==> flow/design.v <==
module USER_PRJ1 #( parameter pADDR_WIDTH   = 12,
                   parameter pDATA_WIDTH   = 32
                 )
(
  output wire                        awready,
  output wire                        arready,
  output wire                        wready,
  output wire                        rvalid,
  output wire  [(pDATA_WIDTH-1) : 0] rdata,
  input  wire                        awvalid,
  input  wire                [11: 0] awaddr,
  input  wire                        arvalid,
  input  wire                [11: 0] araddr,
  input  wire                        wvalid,
  input  wire  [(pDATA_WIDTH-1) : 0] wdata,
  input  wire                        rready,
  input  wire                        ss_tvalid,
  input  wire  [(pDATA_WIDTH-1) : 0] ss_tdata,
  input  wire                        sm_tready,
  output wire                        ss_tready,
  output wire                        sm_tvalid,
  output wire  [(pDATA_WIDTH-1) : 0] sm_tdata,
  input  wire                        axi_clk,
  input  wire                        axi_reset_n
);
wire [3:0]  tap_WE;
wire        tap_EN;
wire [11:0] tap_A;
wire [31:0] tap_Di, tap_Do;
bram11 tap_ram(
    .clk(axi_clk),
    .we(|tap_WE),
    .re(tap_EN),
    .waddr(tap_A),
    .raddr(tap_A),
    .wdi(tap_Di),
    .rdo(tap_Do)
);
wire [3:0]  data_WE;
wire        data_EN;
wire [11:0] data_A;
wire [31:0] data_Di, data_Do;
bram11 data_ram(
    .clk(axi_clk),
    .we(|data_WE),
    .re(data_EN),
    .waddr(data_A),
    .raddr(data_A),
    .wdi(data_Di),
    .rdo(data_Do)
);
fir inst_fir(
    .awready(awready),
    .wready(wready),
    .awvalid(awvalid),
    .awaddr(awaddr),
    .wvalid(wvalid),
    .wdata(wdata),
    .arready(arready),
    .rready(rready),
    .arvalid(arvalid),
    .araddr(araddr),
    .rvalid(rvalid),
    .rdata(rdata),    
    .ss_tvalid(ss_tvalid), 
    .ss_tdata(ss_tdata), 
    .ss_tlast(1'b0),
    .ss_tready(ss_tready), 
    .sm_tready(sm_tready), 
    .sm_tvalid(sm_tvalid), 
    .sm_tdata(sm_tdata), 
    .tap_WE(tap_WE),
    .tap_EN(tap_EN),
    .tap_Di(tap_Di),
    .tap_A(tap_A),
    .tap_Do(tap_Do),
    .data_WE(data_WE),
    .data_EN(data_EN),
    .data_Di(data_Di),
    .data_A(data_A),
    .data_Do(data_Do),
    .axis_clk(axi_clk),
    .axis_rst_n(axi_reset_n)
);
endmodule  
module fir 
#(  parameter pADDR_WIDTH = 12,
    parameter pDATA_WIDTH = 32,
    parameter Tape_Num    = 10  
)
(
    output  wire                     awready,  
    output  wire                      wready,   
    input   wire                     awvalid,  
    input   wire [(pADDR_WIDTH-1):0] awaddr,   
    input   wire                     wvalid,  
    input   wire [(pDATA_WIDTH-1):0] wdata,   
    output  wire                     arready,  
    input   wire                     rready,  
    input   wire                     arvalid,  
    input   wire [(pADDR_WIDTH-1):0] araddr,  
    output  reg                      rvalid,  
    output  reg  [(pDATA_WIDTH-1):0] rdata,   
    input   wire                     ss_tvalid,  
    input   wire [(pDATA_WIDTH-1):0] ss_tdata,  
    input   wire                     ss_tlast,  
    output  reg                      ss_tready,  
    input   wire                     sm_tready,  
    output  reg                      sm_tvalid,  
    output  reg  [(pDATA_WIDTH-1):0] sm_tdata,  
    output  reg                      sm_tlast,  
    output  reg  [3:0]               tap_WE,
    output  wire                     tap_EN,
    output  reg  [(pDATA_WIDTH-1):0] tap_Di,
    output  wire   [(pADDR_WIDTH-1):0] tap_A,
    input   wire [(pDATA_WIDTH-1):0] tap_Do,
    output  reg  [3:0]               data_WE,
    output  wire                     data_EN,
    output  reg  [(pDATA_WIDTH-1):0] data_Di,
    output  wire [(pADDR_WIDTH-1):0] data_A,
    input   wire [(pDATA_WIDTH-1):0] data_Do,
    input   wire                     axis_clk,
    input   wire                     axis_rst_n
);
localparam S_RESET_RAM = 0;
localparam S_COMPUTE = 1;
localparam S_READY = 2;
localparam S_DONE = 3;
localparam S_FIN = 4;
localparam S_WAIT_START = 5;
reg ap_done_w, ap_done_r;
reg ap_idle_w, ap_idle_r;
reg ap_start_w, ap_start_r;
reg rvalid_w;
reg [(pDATA_WIDTH-1):0] rdata_w;
reg read_axil_wait_w, read_axil_wait_r;
reg tap_A_read, tap_A_write;
reg [(pDATA_WIDTH-1):0] data_len_w,data_len_r;
wire [31:0] addr_map_0_data;
reg [3:0] data_A_byte;
reg [3:0] state_w, state_r;
reg [3:0] data_addr_cnt_w, data_addr_cnt_r;
reg [3:0] data_addr_base_w, data_addr_base_r;
reg [(pDATA_WIDTH-1):0] res_w,res_r;
reg last_one_w, last_one_r;
wire [31:0] mac_result;
assign addr_map_0_data = {{29{1'b0}},ap_idle_r,ap_done_r,ap_start_r};
assign tap_EN = 1'b1;
assign data_EN = 1'b1;
assign tap_A =  tap_A_write ? awaddr-64 : 
                tap_A_read ? araddr-64 : data_addr_cnt_r;
assign wready = awvalid && wvalid;
assign awready = awvalid && wvalid;
assign data_A = data_A_byte;
assign arready = 1;
assign mac_result = $signed(res_r) + $signed($signed(data_Do) * $signed(tap_Do));
always @(*) begin
    state_w = state_r;
    case (state_r)
        S_RESET_RAM:begin
            if(data_addr_cnt_r == Tape_Num)begin
                state_w = S_WAIT_START;
            end
        end
        S_WAIT_START:begin
            if(ap_start_r)begin
                state_w = S_READY;
            end
        end
        S_READY:begin
            if(ss_tvalid)begin
                state_w = S_COMPUTE;
            end
        end
        S_COMPUTE:begin
            if(data_addr_cnt_r == Tape_Num+1)begin
                state_w = S_DONE;
            end
        end
        S_DONE:begin
            if(sm_tready)begin
                if(last_one_r) 
                    state_w = S_FIN;
                else
                    state_w = S_READY;
            end
        end
    endcase
end
always @(*) begin
    data_addr_cnt_w = data_addr_cnt_r;
    data_WE = 4'b0000;
    data_Di = 0;
    data_A_byte = 0;
    ap_done_w = ap_done_r;
    ap_idle_w = ap_idle_r;
    data_addr_base_w = data_addr_base_r;
    last_one_w = last_one_r;
    ss_tready = 0;
    sm_tvalid = 0;
    sm_tdata = 0;
    res_w = res_r;
    case (state_r)
        S_RESET_RAM:begin
            data_WE = 4'b1111;
            data_Di = 0;
            data_A_byte = data_addr_cnt_r;
            if (data_addr_cnt_r == Tape_Num)begin
                data_addr_cnt_w = data_addr_cnt_r;
                ap_idle_w = 0;
            end
            else begin
                data_addr_cnt_w = data_addr_cnt_r + 1;
            end
        end
        S_WAIT_START:begin
            data_addr_cnt_w = 0;
        end
        S_READY:begin
            ss_tready = 1;
            res_w = 0;
            if(ss_tvalid)begin
                data_Di = ss_tdata;
                data_WE = 4'b1111;
                data_A_byte = data_addr_base_r;
            end
        end
        S_COMPUTE:begin
            res_w = (data_addr_cnt_r == 0) ? res_r : mac_result;
            data_A_byte = (data_addr_base_r + data_addr_cnt_r > Tape_Num) ? 
                        data_addr_base_r + data_addr_cnt_r - Tape_Num - 1 : 
                        data_addr_base_r + data_addr_cnt_r;
            if(data_addr_cnt_r == Tape_Num+1)begin
                data_addr_cnt_w = 0;
                if(data_addr_base_r == 0)begin
                    data_addr_base_w = Tape_Num;
                end
                else begin
                    data_addr_base_w = data_addr_base_r - 1;
                end
                if(ss_tlast)begin
                    ap_done_w = 1;
                    ap_idle_w = 1;
                end
            end
            else begin
                data_addr_cnt_w = data_addr_cnt_r + 1;
            end
        end
        S_DONE:begin
            sm_tvalid = 1;
            sm_tdata = res_r;
            if(sm_tready)begin
                res_w = 0;
                last_one_w = ss_tlast;
            end
        end
        S_FIN:begin
        end
    endcase
end
always @(*) begin
    tap_A_write = 0;
    tap_Di = 0;
    tap_WE = 0;
    ap_start_w = 0;
    data_len_w = data_len_r;
    if(awvalid && wvalid)begin
        if(awaddr >= 64)begin
            tap_A_write = 1;
            tap_Di = wdata;
            tap_WE = 4'b1111;
        end
        else begin
            if (awaddr == 0)begin
                ap_start_w = 1;
            end
            else begin  
                data_len_w = wdata;
            end
        end
    end
end
always @(*) begin
    rvalid_w = 0;
    rdata_w = 0;
    read_axil_wait_w = 0;
    tap_A_read = 0;
    if(arvalid)begin
        if(araddr == 0)begin
            rdata_w = addr_map_0_data;
            rvalid_w = 1;
        end
        else begin
            if(read_axil_wait_r == 0) begin
                read_axil_wait_w = 1;
                tap_A_read = 1;
            end
            else begin
                rdata_w = tap_Do;
                rvalid_w = 1;
            end
        end
    end
end
always @(posedge axis_clk or negedge axis_rst_n) begin
    if(!axis_rst_n) begin
        ap_done_r <= 1'b0;
        ap_idle_r <= 1'b1;  
        ap_start_r <= 1'b0;
        rdata <= 0;
        rvalid <= 0;
        read_axil_wait_r <= 0;
        data_len_r <= 0;
        data_addr_cnt_r <= 0;
        state_r <= S_RESET_RAM;
        data_addr_base_r <= Tape_Num;
        res_r <= 0;
        last_one_r <= 0;
    end 
    else begin
        ap_done_r <= ap_done_w;
        ap_idle_r <= ap_idle_w;
        ap_start_r <= ap_start_w;
        rdata <= rdata_w;
        rvalid <= rvalid_w;
        read_axil_wait_r <= read_axil_wait_w;
        data_len_r <= data_len_w;
        data_addr_cnt_r <= data_addr_cnt_w;
        state_r <= state_w;
        data_addr_base_r <= data_addr_base_w;
        res_r <= res_w;
        last_one_r <= last_one_w;
    end
end
endmodule
module bram11 (clk, we, re, waddr, raddr, wdi, rdo);
    parameter ADDR_WIDTH = 12;
    parameter SIZE = 11;
    parameter BIT_WIDTH = 32;
    input                          clk;
    input                          we, re;
    input [ADDR_WIDTH-1:0]         waddr, raddr;
    input [BIT_WIDTH-1:0]          wdi;
    output reg [BIT_WIDTH-1:0]     rdo;
    reg [BIT_WIDTH-1:0] RAM [SIZE-1:0];
    wire [BIT_WIDTH-1:0] ram0 = RAM[0];
    wire [BIT_WIDTH-1:0] ram1 = RAM[1];
    wire [BIT_WIDTH-1:0] ram2 = RAM[2];
    wire [BIT_WIDTH-1:0] ram3 = RAM[3];
    wire [BIT_WIDTH-1:0] ram4 = RAM[4];
    wire [BIT_WIDTH-1:0] ram5 = RAM[5];
    wire [BIT_WIDTH-1:0] ram6 = RAM[6];
    wire [BIT_WIDTH-1:0] ram7 = RAM[7];
    wire [BIT_WIDTH-1:0] ram8 = RAM[8];
    wire [BIT_WIDTH-1:0] ram9 = RAM[9];
    wire [BIT_WIDTH-1:0] ram10 = RAM[10];
    always @(posedge clk)begin
        if(re) rdo <= RAM[raddr];
    end
    always @(posedge clk)begin
        if(we) RAM[waddr] <= wdi;
    end
endmodule
* Step by step through the tools: USER_PRJ1 *
Tool output for the design above before and after an edit, in the order of the flow.
Lines under "before" count in the file above, lines under "after" in the edited file.
"change" is "after" less "before", of the values as shown; "rel. change" is that difference over "before", in percent.
Operators carry their Yosys type and port widths (W data, S select, Z words).
Cell names lack the library's common part.
The mark n/a stands for no value.

design
  top module = USER_PRJ1
  clock port = axi_clk
  standard-cell library = sky130hd
  timing corner = tt_025C_1v80

* Diff *
Unified diff, file above to edited file.
This change comes from a script, not from a designer. No optimisation was intended, and the edited design may behave differently.

begin of diff
@@ -337,5 +337,5 @@
 module bram11 (clk, we, re, waddr, raddr, wdi, rdo);
     parameter ADDR_WIDTH = 12;
-    parameter SIZE = 11;
+    parameter SIZE = 13;
     parameter BIT_WIDTH = 32;
     input                          clk;
end of diff

* Word level *
Yosys after proc, flatten, opt, wreduce and memory -nomap, before mapping. Memory bits, and registers merged into a memory's read port (data or address), are not among the register bits. Print and check cells are not counted. Equal cells are merged and count once.
Memory sizes are those after Yosys's memory passes, which may raise the word count (mostly to a power of two), join words into wider ones and drop unused or constant bits.

bit counts
  what                             before  after  change  rel. change (%)
  bits in registers                80      80     0       0.00
  RAM bits                         704     832    +128    +18.18
  clocked read ports x word width  64      64     0       0.00
  memories                         2       2      0       0.00
  bits of input ports              96      96     0       0.00
  output and inout port bits       70      70     0       0.00
  cells after elaboration          100     100    0       0.00

memory list
  what                                     before                                             after
  words x width with read and write ports  data_ram.RAM 11x32 r1 w1; tap_ram.RAM 11x32 r1 w1  data_ram.RAM 13x32 r1 w1; tap_ram.RAM 13x32 r1 w1

cells by class
  what                  before  after  change  rel. change (%)
  $add $sub $neg        8       8      0       0.00
  multiply operators    1       1      0       0.00
  order comparisons     2       2      0       0.00
  equal/unequal tests   13      13     0       0.00
  mux-type cells        49      49     0       0.00
  reduce/logical cells  16      16     0       0.00

operators with widths
  operator               before  after  change  rel. change (%)
  $mux W4                17      17     0       0.00
  $mux W1                15      15     0       0.00
  $mux W32               12      12     0       0.00
  $ne A2 B2 Y1 const B   4       4      0       0.00
  $sub A4 B1 Y4 const B  4       4      0       0.00
  $logic_not A4 Y1       3       3      0       0.00
  $ne A2 B1 Y1 const B   3       3      0       0.00
  $reduce_and A2 Y1      3       3      0       0.00
  $eq A4 B2 Y1 const B   2       2      0       0.00
  $eq A4 B4 Y1 const B   2       2      0       0.00
  $logic_not A12 Y1      2       2      0       0.00
  $pmux W4 S3            2       2      0       0.00
  $reduce_bool A3 Y1     2       2      0       0.00
  $reduce_or A4 Y1       2       2      0       0.00
  $add A32 B32 Y32       1       1      0       0.00
  $add A4 B1 Y4 const B  1       1      0       0.00
  $add A4 B4 Y5          1       1      0       0.00
  $eq A4 B1 Y1 const B   1       1      0       0.00
  $eq A4 B3 Y1 const B   1       1      0       0.00
  $ge A12 B7 Y1 const B  1       1      0       0.00
  $gt A5 B4 Y1 const B   1       1      0       0.00
  $logic_and A1 B1 Y1    1       1      0       0.00
  $mul A32 B32 Y32       1       1      0       0.00
  $pmux W32 S3           1       1      0       0.00
  $pmux W4 S2            1       1      0       0.00
  $pmux W4 S5            1       1      0       0.00
  $reduce_and A3 Y1      1       1      0       0.00
  $reduce_and A6 Y1      1       1      0       0.00

The list need not be complete.

* Longest topological paths *
Depth = most cells in a row (Yosys ltp): at word level without a register or memory, in the mapped netlist without a sequential cell, where the memories' decode and read muxes count.

logic depth
  what                     before  after  change  rel. change (%)
  depth after elaboration  6       6      0       0.00
  ABC_AREA                 0       0      n/a     n/a
  mapped depth             29      27     -2      -6.90

* Mapped cells and area *
Source: synth_stat.txt of the flow (Yosys; design flattened, memories mapped). It holds for the ABC_AREA given above (unset counts as 0); a run with the other value may have another netlist.

cell types
  type      before  after  change  rel. change (%)
  edfxtp_1  704     832    +128    +18.18
  nand2_1   602     506    -96     -15.95
  o21ai_0   97      25     -72     -74.23
  nor2b_1   4       72     +68     +1700.00
  mux2i_1   103     37     -66     -64.08
  mux4_2    64      128    +64     +100.00
  o211ai_1  33      0      -33     -100.00
  and3_1    69      101    +32     +46.38
  o221ai_1  32      0      -32     -100.00
  a311o_1   0       32     +32     n/a
  a31oi_1   3       33     +30     +1000.00
  nor2_1    73      49     -24     -32.88
  o221a_2   0       20     +20     n/a
  a22o_1    1       19     +18     +1800.00
  buf_2     18      32     +14     +77.78
  o221a_1   0       12     +12     n/a
  o22ai_1   12      1      -11     -91.67
  clkbuf_1  177     168    -9      -5.08

The list need not be complete.

synthesis totals
  what                             before   after    change   rel. change (%)
  mapped cells                     4046     4125     +79      +1.95
  synthesis area (um^2)            49613.8  54607.4  +4993.6  +10.06
  area of sequential cells (um^2)  24453.5  28297.1  +3843.6  +15.72
  flip-flop cells                  849      977      +128     +15.08
  buffers                          220      228      +8       +3.64

The figures by module come from a second, unflattened synthesis with its own total; it is not the netlist above.

unflattened totals
  what                                            before   after    change   rel. change (%)
  cells (unflattened synthesis)                   3958     3808     -150     -3.79
  area total of the unflattened synthesis (um^2)  51725.9  55359.3  +3633.4  +7.02

Each row is one instance without its submodules.

by module, before
  module     times used  cells  area (um^2)  seq. area (um^2)
  bram11     2           770    14963.1      11531.1
  fir        1           2415   21780.9      2082.0
  USER_PRJ1  1           3      18.8         0.0

by module, after
  module     times used  cells  area (um^2)  seq. area (um^2)
  bram11     2           700    16827.4      13452.9
  fir        1           2405   21685.8      2082.0
  USER_PRJ1  1           3      18.8         0.0

* Timing after synthesis *
Source: OpenSTA report_checks on the synthesized netlist (no wires, ideal clock, input and output delay 20% of the period each), path of least setup slack; recovery checks are left aside. Register names are those of the netlist, which keeps one name where synthesis merged equal registers.

timing post-synthesis
  what                                 before                    after                        change  rel. change (%)
  path kind                            input -> register         register -> register         n/a     n/a
  from                                 input port araddr[0]      register data_ram.rdo[12]    n/a     n/a
  to                                   memory tap_ram.RAM[0][0]  register inst_fir.res_r[31]  n/a     n/a
  period (ns)                          9.0                       9.0                          0.0     0.00
  external input delay (ns)            1.800                     n/a                          n/a     n/a
  setup time (ns)                      0.502                     0.110                        -0.392  n/a
  arrival time (ns)                    6.525                     6.678                        +0.153  +2.34
  required time (ns)                   8.498                     8.890                        +0.392  +4.61
  path slack (ns)                      1.973                     2.212                        +0.239  n/a
  path delay (ns)                      5.227                     6.788                        +1.561  +29.86
  stages                               10                        27                           +17     +170.00
  period reached after synthesis (ns)  7.027                     6.788                        -0.239  -3.40

"path delay" is the arrival time less input delay plus setup time.
"stages" counts driving pins, that of a launching flip-flop among them; a cell with two outputs on the path counts twice.
"period reached after synthesis" = period - worst setup slack (recovery checks aside). The figure is calculated, with input and output delays left at 20% of the set period.
The rows between start and end are the longest chain of elaborated cells between them; the timing report does not say that the signal goes this way. Where chains are equally long, one stands for them.
A line is the first line of the expression or statement that the cell stems from. Yosys adds cells for indexed reads and writes and turns some case tables into memories.

on the way, post-synthesis, before
  cells stage by stage = nor4_1 -> a31oi_1 -> and2_1 -> buf_2 -> mux2i_1 -> nor2_1 -> a21oi_2 -> buf_2 -> nand2_1 -> nor4_1
  length of the longest elaborated chain = 6

ends and longest elaborated chain, post-synthesis, before
  what               RTL line  RTL
  from (decl)        13        input  wire                [11: 0] araddr,
  $logic_not A12 Y1  290       if(araddr == 0)begin
  $mux W1            290
  $mux W1            289       if(arvalid)begin
  $mux W4            151       tap_A_read ? araddr-64 : data_addr_cnt_r;
  $mux W4            150       assign tap_A =  tap_A_write ? awaddr-64 :
  $mux W4            362       if(we) RAM[waddr] <= wdi;
  to (decl)          346       reg [BIT_WIDTH-1:0] RAM [SIZE-1:0];

on the way, post-synthesis, after
  cells stage by stage = dfxtp_1 -> clkbuf_1 -> clkbuf_1 -> and2_1 -> fa_1 -> inv_1 -> fa_1 -> fa_1 -> inv_1 -> fa_1 -> inv_1 -> fa_1 -> inv_1 -> fa_1 -> fa_1 -> inv_1 -> fa_1 -> inv_1 -> ha_1 -> a21o_1 -> a21o_1 -> a21o_1 -> nor3_1 -> a211oi_1 -> o21ai_0 -> a21oi_1 -> o41ai_1
  length of the longest elaborated chain = 4

ends and longest elaborated chain, post-synthesis, after
  what              RTL line  RTL
  from (decl)       345       output reg [BIT_WIDTH-1:0]     rdo;
  $mul A32 B32 Y32  156       assign mac_result = $signed(res_r) + $signed($signed(data_Do) * $signed(tap_Do));
  $add A32 B32 Y32  156
  $mux W32          229       res_w = (data_addr_cnt_r == 0) ? res_r : mac_result;
  $pmux W32 S3      203       case (state_r)
  to (assign)       318       res_r <= 0;
  to (assign)       332       res_r <= res_w;
  to (decl)         144       reg [(pDATA_WIDTH-1):0] res_w,res_r;

* Path in the finished layout *
From the final timing report of the runs of set A: the path of least setup slack in the routed layout; clock arrival at registers is part of the times.

timing after layout
  what                before                       after                        change  rel. change (%)
  path kind           register -> register         register -> register         n/a     n/a
  from                register tap_ram.rdo[2]      register tap_ram.rdo[0]      n/a     n/a
  to                  register inst_fir.res_r[31]  register inst_fir.res_r[31]  n/a     n/a
  period (ns)         9.0                          9.0                          0.0     0.00
  setup time (ns)     0.09                         0.10                         +0.01   n/a
  arrival time (ns)   8.99                         8.74                         -0.25   -2.78
  required time (ns)  9.54                         9.63                         +0.09   +0.94
  path slack (ns)     0.56                         0.88                         +0.32   n/a
  stages              27                           24                           -3      -11.11

The rows between start and end are the longest chain of elaborated cells between them; the timing report does not say that the signal goes this way. Where chains are equally long, one stands for them.

on the way, after layout, before
  cells stage by stage = dfxtp_1 -> buf_4 -> nand2_1 -> fa_1 -> fa_1 -> inv_1 -> fa_1 -> inv_1 -> fa_1 -> inv_1 -> fa_1 -> fa_1 -> fa_1 -> inv_1 -> fa_1 -> inv_1 -> ha_1 -> and3_1 -> nand4_1 -> nor4_1 -> nand4_1 -> a31oi_1 -> o21a_1 -> o21a_1 -> o21ai_0 -> and3_1 -> o31ai_1
  length of the longest elaborated chain = 4

ends and longest elaborated chain, after layout, before
  what              RTL line  RTL
  from (decl)       345       output reg [BIT_WIDTH-1:0]     rdo;
  $mul A32 B32 Y32  156       assign mac_result = $signed(res_r) + $signed($signed(data_Do) * $signed(tap_Do));
  $add A32 B32 Y32  156
  $mux W32          229       res_w = (data_addr_cnt_r == 0) ? res_r : mac_result;
  $pmux W32 S3      203       case (state_r)
  to (assign)       318       res_r <= 0;
  to (assign)       332       res_r <= res_w;
  to (decl)         144       reg [(pDATA_WIDTH-1):0] res_w,res_r;

on the way, after layout, after
  cells stage by stage = dfxtp_1 -> buf_4 -> nand2_1 -> fa_1 -> fa_1 -> fa_1 -> fa_1 -> fa_1 -> inv_1 -> ha_1 -> fa_1 -> inv_1 -> fa_1 -> inv_1 -> ha_1 -> a211oi_1 -> nand2_1 -> nor3_1 -> a211oi_1 -> o21ai_0 -> a211oi_1 -> o21ai_0 -> a21oi_1 -> o41ai_1
  length of the longest elaborated chain = 4

ends and longest elaborated chain, after layout, after
  what              RTL line  RTL
  from (decl)       345       output reg [BIT_WIDTH-1:0]     rdo;
  $mul A32 B32 Y32  156       assign mac_result = $signed(res_r) + $signed($signed(data_Do) * $signed(tap_Do));
  $add A32 B32 Y32  156
  $mux W32          229       res_w = (data_addr_cnt_r == 0) ? res_r : mac_result;
  $pmux W32 S3      203       case (state_r)
  to (assign)       318       res_r <= 0;
  to (assign)       332       res_r <= res_w;
  to (decl)         144       reg [(pDATA_WIDTH-1):0] res_w,res_r;

* Measured runs *
Both versions went through the flow (Yosys, OpenROAD) with the same settings in each pair. Constraints: input delay and output delay 20% of the set period each, output load 0.01 pF.

flow settings, set A
  period_ns = 9.0
  CAP_MARGIN = 20
  CORE_MARGIN = 2
  CORE_UTILIZATION = 40
  SLEW_MARGIN = 20

results, set A
  what                                           before    after     change    rel. change (%)
  synthesis area (um^2)                          49613.8   54607.4   +4993.6   +10.06
  full die area (um^2)                           126868.0  139491.0  +12623.0  +9.95
  standard-cell area of the final layout (um^2)  56216.4   62124.6   +5908.2   +10.51
  final utilization                              0.456     0.459     +0.003    n/a
  smallest setup slack (ns)                      0.557     0.885     +0.328    n/a
  setup total negative slack (ns)                0.000     0.000     0.000     n/a
  lowest hold slack (ns)                         0.494     0.493     -0.001    n/a
  clock period reached (ns)                      8.443     8.115     -0.328    -3.88

flow settings, set B
  ABC_AREA = 1
  CAP_MARGIN = 30
  CELL_PAD_IN_SITES_DETAIL_PLACEMENT = 1
  CORE_UTILIZATION = 59
  CTS_CLUSTER_DIAMETER = 360
  CTS_CLUSTER_SIZE = 61
  GPL_TIMING_DRIVEN = 0
  PLACE_DENSITY_LB_ADDON = 0.11
  SETUP_SLACK_MARGIN = 0.26
  TNS_END_PERCENT = 65
  period_ns = 14.8
  CORE_MARGIN = 2
  SLEW_MARGIN = 20

results, set B
  what                                           before   after     change    rel. change (%)
  synthesis area (um^2)                          52197.6  58099.5   +5901.9   +11.31
  full die area (um^2)                           90866.1  101000.0  +10133.9  +11.15
  standard-cell area of the final layout (um^2)  56915.8  63495.9   +6580.1   +11.56
  final utilization                              0.647    0.648     +0.001    n/a
  smallest setup slack (ns)                      5.012    6.172     +1.160    n/a
  setup total negative slack (ns)                0.000    0.000     0.000     n/a
  lowest hold slack (ns)                         0.474    0.515     +0.041    n/a
  clock period reached (ns)                      9.788    8.628     -1.160    -11.85

"clock period reached" means the clock period less the worst setup slack. The figure is calculated, with input and output delays left at 20% of the set period.
